==> flow/design.v <==
module DCIM (
    input clk,
    input rst_n,
    input in_valid,
    input [127:0] in_data1,
    input [127:0] in_data2,
    input [127:0] in_data3,
    input [127:0] in_data4, 
    output reg out_valid,
    output reg [12:0] O1,
    output reg [12:0] O2,
    output reg [12:0] O3,
    output reg [12:0] O4
);
reg [127:0] in_data1_dff, in_data2_dff, in_data3_dff, in_data4_dff;
always @(posedge clk) begin
    in_data1_dff <= in_data1;
    in_data2_dff <= in_data2;
    in_data3_dff <= in_data3;
    in_data4_dff <= in_data4;
end
reg in_valid_dff, in_valid_d2, in_valid_d3, in_valid_d4, in_valid_d5, in_valid_d6, in_valid_d7, in_valid_d8;
reg [1:0] cnt;
always @(posedge clk or negedge rst_n) begin
    if (!rst_n) begin
        in_valid_dff <= 1'b0;
        in_valid_d2 <= 1'b0;
        in_valid_d3 <= 1'b0;
        in_valid_d4 <= 1'b0;
        in_valid_d5 <= 1'b0;
        in_valid_d6 <= 1'b0;
        in_valid_d7 <= 1'b0;
        in_valid_d8 <= 1'b0;
    end
    else begin
        in_valid_dff <= in_valid;
        in_valid_d2 <= in_valid_dff;
        in_valid_d3 <= in_valid_d2;
        in_valid_d4 <= in_valid_d3;
        in_valid_d5 <= in_valid_d4;
        in_valid_d6 <= in_valid_d5;
        in_valid_d7 <= in_valid_d6;
        in_valid_d8 <= in_valid_d7;
    end
end
reg [4:0] sum1_1 [0:15], sum2_1 [0:15], sum3_1 [0:15], sum4_1 [0:15];
reg [5:0] sum1_2 [0:7], sum2_2 [0:7], sum3_2 [0:7], sum4_2 [0:7];
reg [6:0] sum1_3 [0:3], sum2_3 [0:3], sum3_3 [0:3], sum4_3 [0:3];
reg [7:0] sum1_4 [0:1], sum2_4 [0:1], sum3_4 [0:1], sum4_4 [0:1];
reg [8:0] sum1_5, sum2_5, sum3_5, sum4_5;
generate
    genvar i_1;
    for (i_1 = 0; i_1 < 16; i_1 = i_1 + 1) begin
        always @(posedge clk) begin
            sum1_1[i_1] <= in_data1_dff[127-i_1*8:124-i_1*8] + in_data1_dff[123-i_1*8:120-i_1*8];
            sum2_1[i_1] <= in_data2_dff[127-i_1*8:124-i_1*8] + in_data2_dff[123-i_1*8:120-i_1*8];
            sum3_1[i_1] <= in_data3_dff[127-i_1*8:124-i_1*8] + in_data3_dff[123-i_1*8:120-i_1*8];
            sum4_1[i_1] <= in_data4_dff[127-i_1*8:124-i_1*8] + in_data4_dff[123-i_1*8:120-i_1*8];
        end
    end
endgenerate
generate
    genvar i_2;
    for (i_2 = 0; i_2 < 8; i_2 = i_2 + 1) begin
        always @(posedge clk) begin
            sum1_2[i_2] <= sum1_1[i_2*2] + sum1_1[i_2*2+1];
            sum2_2[i_2] <= sum2_1[i_2*2] + sum2_1[i_2*2+1];
            sum3_2[i_2] <= sum3_1[i_2*2] + sum3_1[i_2*2+1];
            sum4_2[i_2] <= sum4_1[i_2*2] + sum4_1[i_2*2+1];
        end
    end
endgenerate
generate
    genvar i_3;
    for (i_3 = 0; i_3 < 4; i_3 = i_3 + 1) begin
        always @(posedge clk) begin
            sum1_3[i_3] <= sum1_2[i_3*2] + sum1_2[i_3*2+1];
            sum2_3[i_3] <= sum2_2[i_3*2] + sum2_2[i_3*2+1];
            sum3_3[i_3] <= sum3_2[i_3*2] + sum3_2[i_3*2+1];
            sum4_3[i_3] <= sum4_2[i_3*2] + sum4_2[i_3*2+1];
        end
    end
endgenerate
generate
    genvar i_4;
    for (i_4 = 0; i_4 < 2; i_4 = i_4 + 1) begin
        always @(posedge clk) begin
            sum1_4[i_4] <= sum1_3[i_4*2] + sum1_3[i_4*2+1];
            sum2_4[i_4] <= sum2_3[i_4*2] + sum2_3[i_4*2+1];
            sum3_4[i_4] <= sum3_3[i_4*2] + sum3_3[i_4*2+1];
            sum4_4[i_4] <= sum4_3[i_4*2] + sum4_3[i_4*2+1];
        end
    end
endgenerate
always @(posedge clk) begin
    sum1_5 <= sum1_4[0] + sum1_4[1];
    sum2_5 <= sum2_4[0] + sum2_4[1];
    sum3_5 <= sum3_4[0] + sum3_4[1];
    sum4_5 <= sum4_4[0] + sum4_4[1];
end
always @(posedge clk or negedge rst_n) begin
    if (!rst_n) begin
        cnt <= 2'd0;
    end
    else begin
        if (in_valid_d6) begin
            cnt <= cnt + 1;
        end
    end
end
reg [12:0] sum1, sum2, sum3, sum4;
always @(posedge clk or negedge rst_n) begin
    if (!rst_n) begin
        sum1 <= 13'b0;
        sum2 <= 13'b0;
        sum3 <= 13'b0;
        sum4 <= 13'b0;
    end
    else begin
        if (in_valid_d6) begin
            if (~|cnt) begin
                sum1 <= sum1_5;
                sum2 <= sum2_5;
                sum3 <= sum3_5;
                sum4 <= sum4_5;
            end else begin
                sum1 <= {sum1[11:0], 1'b0} + sum1_5;
                sum2 <= {sum2[11:0], 1'b0} + sum2_5;
                sum3 <= {sum3[11:0], 1'b0} + sum3_5;
                sum4 <= {sum4[11:0], 1'b0} + sum4_5;
            end
        end
    end
end
always @(posedge clk or negedge rst_n) begin
    if (!rst_n) begin
        O1 <= 13'b0;
        O2 <= 13'b0;
        O3 <= 13'b0;
        O4 <= 13'b0;
    end
    else begin
        if (in_valid_d7 & ~|cnt) begin
            O1 <= sum1;
            O2 <= sum2;
            O3 <= sum3;
            O4 <= sum4;
        end 
        else begin
            O1 <= 13'b0;
            O2 <= 13'b0;
            O3 <= 13'b0;
            O4 <= 13'b0;
        end
    end
end
always @(posedge clk or negedge rst_n) begin
    if (!rst_n) begin
        out_valid <= 1'b0;
    end
    else begin
        if (in_valid_d7 & ~|cnt) begin
            out_valid <= 1'b1;
        end
        else begin
            out_valid <= 1'b0;
        end
    end
end
endmodule
Ticket comment

Reports on DCIM
Tool output for the design above before and after an edit, in the order of the flow.
"original" refers to lines of the RTL above, "edited" to lines of the edited file.
"change" is "edited" less "original", of the values as shown; "relative change" is that difference over "original", in percent.
Operators: Yosys type, input widths -> output width; for muxes data width and select width s.
Library cell names are shortened.
The mark - stands for no value.

design
  top = DCIM
  clock = clk
  library = sky130hd
  timing corner = tt_025C_1v80

Edit of the RTL
Unified diff, file above to edited file.
This change comes from a script, not from a designer. The edited design behaves differently; no optimisation was intended.

begin of diff
@@ -8,9 +8,11 @@
     input [127:0] in_data4, 
     output reg out_valid,
-    output reg [12:0] O1,
+    output reg [12:0] O1_pin,
     output reg [12:0] O2,
     output reg [12:0] O3,
     output reg [12:0] O4
 );
+reg [12:0] O1;
+always @(posedge clk) O1_pin <= O1;
 reg [127:0] in_data1_dff, in_data2_dff, in_data3_dff, in_data4_dff;
 always @(posedge clk) begin
end of diff

Elaborated design
Yosys after proc, flatten, opt, wreduce and memory -nomap, before mapping. Enables and synchronous resets that opt folds into registers are not counted as muxes. Print and check cells are not counted. Equal cells are merged and count once.

operators by class
  what                              original  edited  change  relative change (%)
  add/sub/neg operators             129       129     0       0.00
  multiplexer cells                 9         9       0       0.00
  bitwise gates (word level)        1         1       0       0.00
  reductions and logical operators  2         2       0       0.00

operator list
  cell                 original  edited  change  relative change (%)
  $add 4x4->5          64        64      0       0.00
  $add 5x5->6          32        32      0       0.00
  $add 6x6->7          16        16      0       0.00
  $add 7x7->8          8         8       0       0.00
  $mux 13              8         8       0       0.00
  $add 13x9->13        4         4       0       0.00
  $add 8x8->9          4         4       0       0.00
  $add 2x1->2 const B  1         1       0       0.00
  $and 1x1->1          1         1       0       0.00
  $logic_not 1->1      1         1       0       0.00
  $mux 1               1         1       0       0.00
  $reduce_or 2->1      1         1       0       0.00

storage and ports
  what                             original  edited  change  relative change (%)
  register bits after elaboration  1350      1363    +13     +0.96
  output and inout port bits       53        53      0       0.00
  word-level cells                 286       287     +1      +0.35

Longest topological paths
Depth = most cells in a row (Yosys ltp): at word level without a register or memory, in the mapped netlist without a sequential cell, where the memories' decode and read muxes count.

logic depth
  what                          original  edited  change  relative change (%)
  depth in word-level cells     4         4       0       0.00
  ABC_AREA                      0         0       -       -
  mapped depth                  8         8       0       0.00
  depth with buffers taken out  8         8       0       0.00

Netlist
Yosys stat after the flow's synthesis: flattened, memories mapped to cells. It holds for the ABC_AREA given above (unset counts as 0); a run with the other value may have another netlist.

synthesis totals
  what                   original  edited     change      relative change (%)
  cells in the netlist   4120      4133       +13         +0.32
  synthesis area (mm^2)  0.050257  0.0505172  +0.0002602  +0.52
  mapped flip-flops      1350      1363       +13         +0.96

cell types
  type      original  edited  change  relative change (%)
  dfxtp_1   1236      1249    +13     +1.05
  ha_1      633       633     0       0.00
  inv_1     398       398     0       0.00
  xnor2_1   311       311     0       0.00
  a21oi_1   250       250     0       0.00
  a21o_1    191       191     0       0.00
  o21ai_0   142       142     0       0.00
  fa_1      128       128     0       0.00
  nor2b_1   122       122     0       0.00
  nand2b_1  115       115     0       0.00
  dfrtp_1   114       114     0       0.00
  and3_1    60        60      0       0.00
  xor2_1    56        56      0       0.00
  nor2_1    53        53      0       0.00
  nand2_1   52        52      0       0.00
  o21bai_1  24        24      0       0.00
  clkbuf_1  23        23      0       0.00
  nor3_1    22        22      0       0.00

Not every row of either side is listed.

Timing after synthesis
OpenSTA on the mapped netlist: ideal clock, no wires. The path of least setup slack (recovery checks aside). Input and output delay are each 20% of the period. Register names are those of the netlist, which keeps one name where synthesis merged equal registers.

path post-synthesis
  what                           original          edited            change  relative change (%)
  kind                           reg2reg           reg2reg           -       -
  start                          register sum1[0]  register sum1[0]  -       -
  end                            register sum1[7]  register sum1[7]  -       -
  clock period (ps)              2400              2400              0       0.00
  time at the first pin (ps)     0                 0                 0       -
  data arrival time (ps)         1921              1921              0       0.00
  data required time (ps)        2269              2269              0       0.00
  slack (ps)                     348               348               0       -
  delay of the path (ps)         2052              2052              0       0.00
  stages                         9                 9                 0       0.00
  buffers on the path            0                 0                 0       -
  synthesis period reached (ps)  2052              2052              0       0.00

"delay of the path" is the arrival time less input delay plus setup time.
"stages" counts driving pins, that of a launching flip-flop among them; a cell with two outputs on the path counts twice.
"synthesis period reached" is the clock period less the worst setup slack; recovery checks do not enter. This is arithmetic on one report: input and output delays are still those of the set period (20% each).
The rows between start and end are the longest chain of elaborated cells between them; the timing report does not say that the signal goes this way. Where chains are equally long, one stands for them.
A line is the first line of the expression or statement that the cell stems from. Yosys adds cells for indexed reads and writes and turns some case tables into memories.
At most two assigning lines are given for a register; there are more.

on the way, post-synthesis, original
  path through = dfrtp_1 ha_1 inv_1 fa_1 nor2b_1 o31a_1 o22ai_1 and4b_1 or3_1
  length of the longest elaborated chain = 2

ends and longest elaborated chain, post-synthesis, original
  what             line  source
  start, declared  111   reg [12:0] sum1, sum2, sum3, sum4;
  start, assigned  122   sum1 <= sum1_5;
  start, assigned  127   sum1 <= {sum1[11:0], 1'b0} + sum1_5;
  $add 13x9->13    127
  $mux 13          121   if (~|cnt) begin
  end, assigned    122
  end, assigned    127
  end, declared    111

on the way, post-synthesis, edited
  path through = dfrtp_1 ha_1 inv_1 fa_1 nor2b_1 o31a_1 o22ai_1 and4b_1 or3_1
  length of the longest elaborated chain = 2

ends and longest elaborated chain, post-synthesis, edited
  what             line  source
  start, declared  113   reg [12:0] sum1, sum2, sum3, sum4;
  start, assigned  124   sum1 <= sum1_5;
  start, assigned  129   sum1 <= {sum1[11:0], 1'b0} + sum1_5;
  $add 13x9->13    129
  $mux 13          123   if (~|cnt) begin
  end, assigned    124
  end, assigned    129
  end, declared    113

Timing after layout
Path of least setup slack in the final report of the runs of pair 1 (OpenROAD, finished layout, wires in). Where an end is a register, its clock arrival counts in the times.
The path's times are printed in steps of 10 ps; the period is the one set.

path after layout
  what                        original          edited            change  relative change (%)
  kind                        reg2reg           reg2reg           -       -
  start                       register sum2[0]  register sum3[0]  -       -
  end                         register sum2[7]  register sum3[7]  -       -
  clock period (ps)           2310              2310              0       0.00
  time at the first pin (ps)  750               750               0       0.00
  data arrival time (ps)      2860              2840              -20     -0.70
  data required time (ps)     2950              2950              0       0.00
  slack (ps)                  80                110               +30     -
  stages                      9                 9                 0       0.00
  buffers on the path         0                 0                 0       -

The rows between start and end are the longest chain of elaborated cells between them; the timing report does not say that the signal goes this way. Where chains are equally long, one stands for them.
At most two assigning lines are given for a register; there are more.

on the way, after layout, original
  path through = dfrtp_1 ha_2 inv_1 fa_1 nor2b_2 o31a_1 o22ai_2 and4b_1 or3_1
  length of the longest elaborated chain = 2

ends and longest elaborated chain, after layout, original
  what             line  source
  start, declared  111   reg [12:0] sum1, sum2, sum3, sum4;
  start, assigned  123   sum2 <= sum2_5;
  start, assigned  128   sum2 <= {sum2[11:0], 1'b0} + sum2_5;
  $add 13x9->13    128
  $mux 13          121   if (~|cnt) begin
  end, assigned    123
  end, assigned    128
  end, declared    111

on the way, after layout, edited
  path through = dfrtp_1 ha_1 inv_1 fa_1 nor2b_2 o31a_1 o22ai_2 and4b_1 or3_1
  length of the longest elaborated chain = 2

ends and longest elaborated chain, after layout, edited
  what             line  source
  start, declared  113   reg [12:0] sum1, sum2, sum3, sum4;
  start, assigned  126   sum3 <= sum3_5;
  start, assigned  131   sum3 <= {sum3[11:0], 1'b0} + sum3_5;
  $add 13x9->13    131
  $mux 13          123   if (~|cnt) begin
  end, assigned    126
  end, assigned    131
  end, declared    113

Measured runs
Runs of the flow (Yosys, OpenROAD) on both versions; the two runs of a pair have the same settings. The constraints put input and output delay at 20% of the set period each and load the outputs with 0.01 pF.

settings, pair 1
  period_ns = 2.31
  CAP_MARGIN = 20
  CORE_MARGIN = 2
  CORE_UTILIZATION = 40
  SLEW_MARGIN = 20

results, pair 1
  what                                    original   edited     change      relative change (%)
  cell area after synthesis (mm^2)        0.050257   0.0505172  +0.0002602  +0.52
  overall die area (mm^2)                 0.128494   0.12915    +0.000656   +0.51
  standard-cell area after layout (mm^2)  0.0631406  0.0634746  +0.0003340  +0.53
  utilization after routing               0.505      0.506      +0.001      -
  setup slack of the critical path (ps)   83         109        +26         -
  final worst hold slack (ps)             128        130        +2          -
  reached clock period (ps)               2227       2201       -26         -1.17

settings, pair 2
  ABC_AREA = 0
  CELL_PAD_IN_SITES_DETAIL_PLACEMENT = 0
  CELL_PAD_IN_SITES_GLOBAL_PLACEMENT = 0
  CORE_MARGIN = 4
  CORE_UTILIZATION = 56
  CTS_CLUSTER_SIZE = 88
  GPL_ROUTABILITY_DRIVEN = 1
  MAX_ROUTING_LAYER = met5
  PLACE_DENSITY = 0.84
  SETUP_SLACK_MARGIN = 0.61
  TNS_END_PERCENT = 60
  period_ns = 3.55
  CAP_MARGIN = 20
  SLEW_MARGIN = 20

results, pair 2
  what                                    original   edited     change      relative change (%)
  cell area after synthesis (mm^2)        0.050257   0.0505172  +0.0002602  +0.52
  overall die area (mm^2)                 0.0946024  0.0950797  +0.0004773  +0.50
  standard-cell area after layout (mm^2)  0.0619932  0.0623823  +0.0003891  +0.63
  utilization after routing               0.699      0.702      +0.003      -
  setup slack of the critical path (ps)   1156       1157       +1          -
  reached clock period (ps)               2394       2393       -1          -0.04

"reached clock period": clock period set for the run, less the worst setup slack. It is reckoned from that one timing run; input and output delays stay at 20% of the period that was set.
